==> flow/design.v <==
module datapath #(parameter P_WIDTH=32)(
	input [P_WIDTH-1:0] input_a,
	input [P_WIDTH-1:0] input_b,
	input clk,
	input rst,
	output [P_WIDTH-1:0] out
	);
wire [P_WIDTH-1:0] mult_result;
wire [P_WIDTH-1:0] adder_out;
reg [P_WIDTH-1:0] adder_out_reg;
assign mult_result = input_a * input_b;
assign adder_out  = adder_out_reg + mult_result;
assign out = adder_out_reg;
always @(posedge clk)
 if (rst ==1) 
	adder_out_reg <= adder_out;
 else
	adder_out_reg <= 0;
endmodule
module controller #(parameter P_ADDR_WIDTH=8, parameter P_COUNT=100)(
	input clk,
	input rst,
	output reg out_rst,
	output reg ce_0,
	output reg ce_1,
	output reg we_0,
	output reg we_1,
	input  [P_ADDR_WIDTH-1:0] cjob_offset,
	output [P_ADDR_WIDTH-1:0] address_0,
	output [P_ADDR_WIDTH-1:0] address_1,
	input fin_buf_empty,
	output reg fin_rd_en,
	input fout_buf_full,
	output reg fout_wr_en,
	output reg cjob_load_en,
	output reg cjob_out_en
);
parameter IDLE= 7'b0000001,JOB_LOAD= 7'b0000010,  PREP=7'b0000100, PROCESSING = 7'b0001000, WRITE_BACK=7'b0010000, WAIT_Q=7'b0100000, WRITE_Q=7'b1000000;
reg [6:0] curr_state;
reg [6:0] next_state;
reg [P_ADDR_WIDTH-1:0] counter;
reg [P_ADDR_WIDTH-1:0] offset;
always @(curr_state,fin_buf_empty,counter,fout_buf_full)
begin
	next_state=5'b00000;
	case (curr_state)	
		IDLE:
			if(!fin_buf_empty)
				next_state=IDLE;
			else
				next_state=JOB_LOAD;
		JOB_LOAD:
			next_state=PREP;
		PREP:
			next_state=PROCESSING;
		PROCESSING:
			if(counter<P_COUNT-1+offset)			
				next_state = PROCESSING;
			else
				next_state = WRITE_BACK;
		WRITE_BACK:
			next_state=WAIT_Q;
		WAIT_Q:
			if(!fout_buf_full)
				next_state=WAIT_Q;
			else
				next_state=WRITE_Q;
		WRITE_Q:
			next_state=IDLE;
		default:
			next_state=IDLE;
	endcase
end
always @(posedge clk)       
begin
	if(rst==1)
		curr_state <= IDLE;
	else
		curr_state <= next_state;
end
always @(posedge clk)       
begin
	case(curr_state)
		IDLE:	begin
			out_rst<=0;
			ce_0<=0;
			ce_1<=0;
			we_0<=0;
			we_1<=0;
			counter <= 0;
			fin_rd_en<=0;
			fout_wr_en<=0;
			cjob_load_en<=0;
			cjob_out_en<=0;
			offset<=0;
			end
		JOB_LOAD:
			begin
			fin_rd_en<=1;
			cjob_load_en<=1;
			end
		PREP:
			begin
			fin_rd_en<=0;
			ce_0<=1;
			ce_1<=1;
			we_0<=0;
			we_1<=0;
			cjob_load_en<=0;
			counter<=cjob_offset;
			offset<=cjob_offset;
			end
		PROCESSING:
			begin
			cjob_load_en<=0;
			out_rst<=1;
			counter<= counter+1;
			end
		WRITE_BACK:
			begin
			ce_1<=0;
			we_0<=1;
			counter<=counter+P_COUNT;
			end
		WAIT_Q:
			begin
			ce_0<=0;
			counter<=0;
			cjob_out_en<=1;
			end
		WRITE_Q:
			begin
			fout_wr_en<=1;
			cjob_out_en<=1;
			end
		default:
			begin
			end
	endcase
end
assign address_0 = counter<<2;
assign address_1 = (counter+P_COUNT)<<2;
endmodule
module cjob_register #(parameter P_ADDR_WIDTH=16)
(
	input clk,
	input rst,
	input load,
	input out_en,
	input [(3+2+16)-1:0] data_in,
	output reg [(3+2+16)-1:0] data_out
);
reg [(3+2+16)-1:0] current_job;
always @(posedge clk) begin
	if(rst) begin
		data_out = 0;
		current_job = 0;
	end
	else begin
		if (load) current_job = data_in;
		if(out_en) data_out = current_job;
    end
end
endmodule
module dot_product (
	input ap_clk,
	input ap_rst,
	output [16-1:0]  	memory_Addr_A,
	output 						memory_EN_A,
	output 						memory_WEN_A,
	output [32-1:0]	memory_Din_A,
	input  [32-1:0] 	memory_Dout_A,
	output [16-1:0]  	memory_Addr_B,
	output 						memory_EN_B,
	output 						memory_WEN_B,
	output [32-1:0]	memory_Din_B,
	input  [32-1:0] 	memory_Dout_B,
	input 						fifo_in_empty_n,
	input  [(3+2+16)-1:0]	fifo_in_dout,
	output 						fifo_in_read,
	input 						fifo_out_full_n,
	output 						fifo_out_write,
	output [(3+2+16)-1:0]	fifo_out_din
);
	wire 						internal_rst;
	wire 						cjob_load_en;
	wire 						cjob_out_en;
	wire [16-1:0] 		job_offset;
datapath #(32) dp(
	.input_a(memory_Dout_A), 
	.input_b(memory_Dout_B), 
	.clk(ap_clk), 
	.rst(internal_rst), 
	.out(memory_Din_A)
);
controller #(16, 100) ctrl(
	.clk(ap_clk),
	.rst(ap_rst),
	.out_rst(internal_rst),
	.ce_0(memory_EN_A),
	.ce_1(memory_EN_B),
	.we_0(memory_WEN_A),
	.we_1(memory_WEN_B),
	.cjob_offset(job_offset),
	.address_0(memory_Addr_A),
	.address_1(memory_Addr_B),
	.fin_buf_empty(fifo_in_empty_n),
	.fin_rd_en(fifo_in_read),
	.fout_buf_full(fifo_out_full_n),
	.fout_wr_en(fifo_out_write),
	.cjob_load_en(cjob_load_en),
	.cjob_out_en(cjob_out_en)
);
cjob_register cjob_reg(
	.clk(ap_clk),
	.rst(ap_rst),
	.load(cjob_load_en),
	.out_en(cjob_out_en),
	.data_in(fifo_in_dout),
	.data_out(fifo_out_din)
);
assign job_offset = fifo_in_dout[16-1:0];
assign memory_Din_B = 0;
endmodule
Reports on dot_product --
The steps from the RTL of dot_product to its reports follow in flow order. Lines are those of the file above, counted from 1. A cell with - has no value.
Inputs: top dot_product, clock input ap_clk, library sky130hd, timing corner tt_025C_1v80

Elaborated design --
Source: Yosys, flattened and elaborated, memories not mapped. Widths are those after wreduce. Registers that Yosys merges into a memory's read port (data or address) are not register bits. Print and check cells do not count.
Bit counts: register bits after elaboration 121, bits of input ports 89, output and inout bits 123, word-level cells 57
Cells by class: $add $sub $neg 4, $mul 1, order comparisons 1, equal/unequal tests 7, muxes and demuxes 15, reduce/logical cells 15
Operator list (count):
- 32-bit by 32-bit multiplier with 32-bit output | 1
- 16-bit case mux with 4-bit select | 1
- 7-bit case mux with 6-bit select | 1
- 16-bit by 32-bit < comparator with 1-bit output | 1
- 32-bit adder | 1
- 16-bit case mux with 2-bit select | 1
- 21-bit two-way mux | 1
- 2-bit nonzero test | 9
- 7-bit by 16-bit adder with 17-bit output with constant A | 1
- 16-bit by 1-bit adder with 16-bit output with constant B | 1
- 16-bit by 7-bit adder with 16-bit output with constant B | 1
- 1-bit case mux with 2-bit select | 8
- 2-bit OR reduction | 4
- 7-bit by 1-bit equality test with 1-bit output with constant B | 1
- 7-bit by 2-bit equality test with 1-bit output with constant B | 1
- 7-bit by 3-bit equality test with 1-bit output with constant B | 1
- 7-bit by 4-bit equality test with 1-bit output with constant B | 1
- 7-bit by 5-bit equality test with 1-bit output with constant B | 1
- 7-bit by 6-bit equality test with 1-bit output with constant B | 1
- 7-bit equality test with constant B | 1
- 7-bit two-way mux | 1
- 5-bit two-way mux | 1
- 4-bit nonzero test | 1
- 3-bit OR reduction | 1
- 2-bit two-way mux | 1

Logic depth --
Yosys ltp: most cells in a row. Word level: on the elaborated netlist, between registers, memories and ports. Mapped: between sequential cells and ports; inverters and the memories' decode and read muxes count.
Logic depth: depth in word-level cells 4, ABC_AREA 1, mapped depth 32, mapped depth without buffers 30

Mapped cells and area --
The flow's flattened synthesis, as Yosys stat reports it; memories are mapped. The netlist is that of the ABC_AREA named above (0 if unset); the other value can give another one.
Mapped netlist: cell count 3069, chip area (Yosys) 23501.3 sq um, area of sequential cells 2822.7 sq um, flip-flops 121
Cells by type:
- sky130_fd_sc_hd__fa_1 | count 438, area in all 8768.41 sq um
- sky130_fd_sc_hd__inv_1 | count 943, area in all 3.54E+03 sq um
- sky130_fd_sc_hd__nand2_1 | count 781, area in all 2.93E+03 sq um
- sky130_fd_sc_hd__ha_1 | count 142, area in all 1.78E+03 sq um
- sky130_fd_sc_hd__dfxtp_1 | count 81, area in all 1.62E+03 sq um
- sky130_fd_sc_hd__edfxtp_1 | count 40, area in all 1.2E+03 sq um
- sky130_fd_sc_hd__buf_4 | count 66, area in all 495.475 sq um
- sky130_fd_sc_hd__nor2_1 | count 112, area in all 420.403 sq um
- sky130_fd_sc_hd__nand3_1 | count 72, area in all 360.346 sq um
- sky130_fd_sc_hd__a21oi_1 | count 69, area in all 345.331 sq um
- sky130_fd_sc_hd__clkbuf_1 | count 84, area in all 315.302 sq um
- sky130_fd_sc_hd__o21ai_0 | count 46, area in all 230.221 sq um
- sky130_fd_sc_hd__xor2_1 | count 23, area in all 201.443 sq um
- sky130_fd_sc_hd__mux2i_1 | count 19, area in all 190.182 sq um
- sky130_fd_sc_hd__a211o_1 | count 21, area in all 183.926 sq um
- sky130_fd_sc_hd__xnor2_1 | count 11, area in all 96.342 sq um
- sky130_fd_sc_hd__buf_2 | count 16, area in all 80.077 sq um
- sky130_fd_sc_hd__nand3b_1 | count 8, area in all 60.058 sq um
Other cell types: 37; their cells: 97.

Path before layout --
Path of least setup slack by OpenSTA after synthesis, without wires, with an ideal clock, recovery checks aside; 20% of the period is set as input and as output delay. Where synthesis merged equal registers, the netlist keeps one of their names.
Timing path post-synthesis: kind input-to-reg, start in memory_Dout_B[3], end reg dp.adder_out_reg[31], clock period 8000 ps, external input delay 1600 ps, library setup time 115 ps, arrival time 7708 ps, required time 7885 ps, slack 177 ps, delay of the path 6223 ps, stages on the path 30, buffers on the path 2, synthesis period reached 7823 ps
"delay of the path" = arrival - input delay + setup time. "stages on the path": output pins that drive a net of the path, with the launching flip-flop's if there is one; two outputs of one cell count as two. "synthesis period reached" = period - worst setup slack (recovery checks aside). The figure is calculated, with input and output delays left at 20% of the set period. Between the ends stands the longest chain of elaborated cells between them, by number of cells; it is not shown to be the way that was timed. Of several equally long chains one is given. A line is the first line of the expression or statement that the cell stems from. Yosys adds cells for indexed reads and writes and turns some case tables into memories.
Between the ends, post-synthesis: cell sequence sky130_fd_sc_hd__clkbuf_1 sky130_fd_sc_hd__buf_1 sky130_fd_sc_hd__nand2_1 sky130_fd_sc_hd__inv_1 sky130_fd_sc_hd__fa_1 sky130_fd_sc_hd__fa_1 sky130_fd_sc_hd__fa_1 sky130_fd_sc_hd__inv_1 sky130_fd_sc_hd__fa_1 sky130_fd_sc_hd__inv_1 sky130_fd_sc_hd__fa_1 sky130_fd_sc_hd__inv_1 sky130_fd_sc_hd__fa_1 sky130_fd_sc_hd__inv_1 sky130_fd_sc_hd__fa_1 sky130_fd_sc_hd__inv_1 sky130_fd_sc_hd__fa_1 sky130_fd_sc_hd__inv_1 sky130_fd_sc_hd__ha_1 sky130_fd_sc_hd__a21oi_1 sky130_fd_sc_hd__o21ai_0 sky130_fd_sc_hd__inv_1 sky130_fd_sc_hd__nor2_1 sky130_fd_sc_hd__nor2_1 sky130_fd_sc_hd__nand3_1 sky130_fd_sc_hd__a21o_1 sky130_fd_sc_hd__a21oi_1 sky130_fd_sc_hd__nand3_1 sky130_fd_sc_hd__nand2_1 sky130_fd_sc_hd__nor2_1, cells in the longest elaborated chain 2, elaborated cells on any way between the ends 2, classes of those cells add/sub (1); mul (1)
RTL lines, path post-synthesis:
- start: declaration | line 177 | input [32-1:0] memory_Dout_B,
- 32-bit by 32-bit multiplier with 32-bit output | line 11 | assign mult_result = input_a * input_b;
- 32-bit adder | line 12 | assign adder_out  = adder_out_reg + mult_result;
- end: assignment | line 16 | adder_out_reg <= adder_out;
- end: assignment | line 18 | adder_out_reg <= 0;
- end: declaration | line 10 | reg [P_WIDTH-1:0] adder_out_reg;

Path in the finished layout --
Path of least setup slack in the final report of stored run 1 (OpenROAD, finished layout, wires in). Where an end is a register, its clock arrival counts in the times. The path's times are printed in steps of 10 ps; the period is the one set.
Timing path post-layout: kind input-to-reg, start in memory_Dout_A[8], end reg dp.adder_out_reg[26], clock period 8000 ps, external input delay 1600 ps, library setup time 80 ps, arrival time 8050 ps, required time 8360 ps, slack 310 ps, stages on the path 25, buffers on the path 4
Between the ends stands the longest chain of elaborated cells between them, by number of cells; it is not shown to be the way that was timed. Of several equally long chains one is given.
Between the ends, post-layout: cell sequence sky130_fd_sc_hd__clkdlybuf4s15_2 sky130_fd_sc_hd__buf_12 sky130_fd_sc_hd__buf_4 sky130_fd_sc_hd__nand2_1 sky130_fd_sc_hd__fa_1 sky130_fd_sc_hd__inv_1 sky130_fd_sc_hd__fa_1 sky130_fd_sc_hd__fa_1 sky130_fd_sc_hd__inv_1 sky130_fd_sc_hd__fa_1 sky130_fd_sc_hd__inv_2 sky130_fd_sc_hd__fa_1 sky130_fd_sc_hd__fa_1 sky130_fd_sc_hd__fa_1 sky130_fd_sc_hd__fa_1 sky130_fd_sc_hd__ha_1 sky130_fd_sc_hd__buf_6 sky130_fd_sc_hd__a21oi_4 sky130_fd_sc_hd__o21ai_2 sky130_fd_sc_hd__a21oi_4 sky130_fd_sc_hd__nand3_2 sky130_fd_sc_hd__a21o_1 sky130_fd_sc_hd__a21oi_2 sky130_fd_sc_hd__o21ai_1 sky130_fd_sc_hd__a21oi_1, cells in the longest elaborated chain 2, elaborated cells on any way between the ends 2, classes of those cells add/sub (1); mul (1)
RTL lines, path post-layout:
- start: declaration | line 172 | input [32-1:0] memory_Dout_A,
- 32-bit by 32-bit multiplier with 32-bit output | line 11 | assign mult_result = input_a * input_b;
- 32-bit adder | line 12 | assign adder_out  = adder_out_reg + mult_result;
- end: assignment | line 16 | adder_out_reg <= adder_out;
- end: assignment | line 18 | adder_out_reg <= 0;
- end: declaration | line 10 | reg [P_WIDTH-1:0] adder_out_reg;

Data sheet: physical implementation of dot_product

Measured data: module dot_product, platform sky130hd, 5 stored runs of the flow under differing settings, order arbitrary. Input and output delays are each 20% of the period that was set; the output load is 0.01 pF.
"reached clock period" means the clock period less the worst setup slack. The figure is calculated, with input and output delays left at 20% of the set period.
"worst setup path time": the worst setup path's part of the clock period (all of it between registers, 20% less for each end at a port) less its slack. A launch clock that arrives late makes it longer, a capture clock that arrives late makes it shorter.
"worst setup path time" is known to 10 ps.

* Stored run 1 | settings: ABC_AREA 1; CORE_ASPECT_RATIO 1.07; CORE_UTILIZATION 19; MIN_ROUTING_LAYER met1; PLACE_DENSITY 0.9; SETUP_SLACK_MARGIN 0.72; TNS_END_PERCENT 90; period_ns 8.0; CAP_MARGIN 20; CORE_MARGIN 2; SLEW_MARGIN 20 | results: total negative slack 0 ps; netlist area reported by Yosys 23,501.3 sq um; area of the die 126,523.0 sq um; worst setup slack after layout 309 ps; worst setup path time 6,090 ps; kind of the worst setup path input-to-reg; reached clock period 7,691 ps; standard-cell area after routing 31,318.8 sq um
* Stored run 2 | settings: ABC_AREA 1; CAP_MARGIN 35; CELL_PAD_IN_SITES_GLOBAL_PLACEMENT 2; CORE_UTILIZATION 20; GPL_ROUTABILITY_DRIVEN 0; GPL_TIMING_DRIVEN 1; MAX_ROUTING_LAYER met5; MIN_ROUTING_LAYER met1; PLACE_DENSITY 0.93; SETUP_SLACK_MARGIN 0.24; TNS_END_PERCENT 85; period_ns 7.7; CORE_MARGIN 2; SLEW_MARGIN 20 | results: total negative slack 0 ps; netlist area reported by Yosys 23,501.3 sq um; area of the die 120,263.0 sq um; worst setup slack after layout 350 ps; worst setup path time 5,810 ps; kind of the worst setup path input-to-reg; reached clock period 7,350 ps; standard-cell area after routing 31,181.2 sq um
* Stored run 3 | settings: ABC_AREA 1; CORE_ASPECT_RATIO 1.07; HOLD_SLACK_MARGIN 0.04; period_ns 8.0; CAP_MARGIN 20; CORE_MARGIN 2; CORE_UTILIZATION 40; SLEW_MARGIN 20 | results: total negative slack 0 ps; netlist area reported by Yosys 23,501.3 sq um; area of the die 60,708.5 sq um; worst setup slack after layout 212 ps; worst setup path time 6,190 ps; kind of the worst setup path input-to-reg; reached clock period 7,788 ps; standard-cell area after routing 28,882.7 sq um
* Stored run 4 | settings: ABC_AREA 1; CORE_ASPECT_RATIO 0.52; CORE_MARGIN 3; CORE_UTILIZATION 57; CTS_CLUSTER_SIZE 99; GPL_ROUTABILITY_DRIVEN 0; GPL_TIMING_DRIVEN 1; MIN_ROUTING_LAYER met2; PLACE_DENSITY_LB_ADDON 0.21; SLEW_MARGIN 5; TNS_END_PERCENT 25; period_ns 9.51; CAP_MARGIN 20 | stopped before the end: routing reported GRT-0116
* Stored run 5 | settings: period_ns 7.92; CAP_MARGIN 20; CORE_MARGIN 2; CORE_UTILIZATION 40; SLEW_MARGIN 20 | results: total negative slack 0 ps; netlist area reported by Yosys 22,208.8 sq um; area of the die 57,422.5 sq um; worst setup slack after layout 134 ps; worst setup path time 6,200 ps; kind of the worst setup path input-to-reg; reached clock period 7,786 ps; standard-cell area after routing 27,485.1 sq um
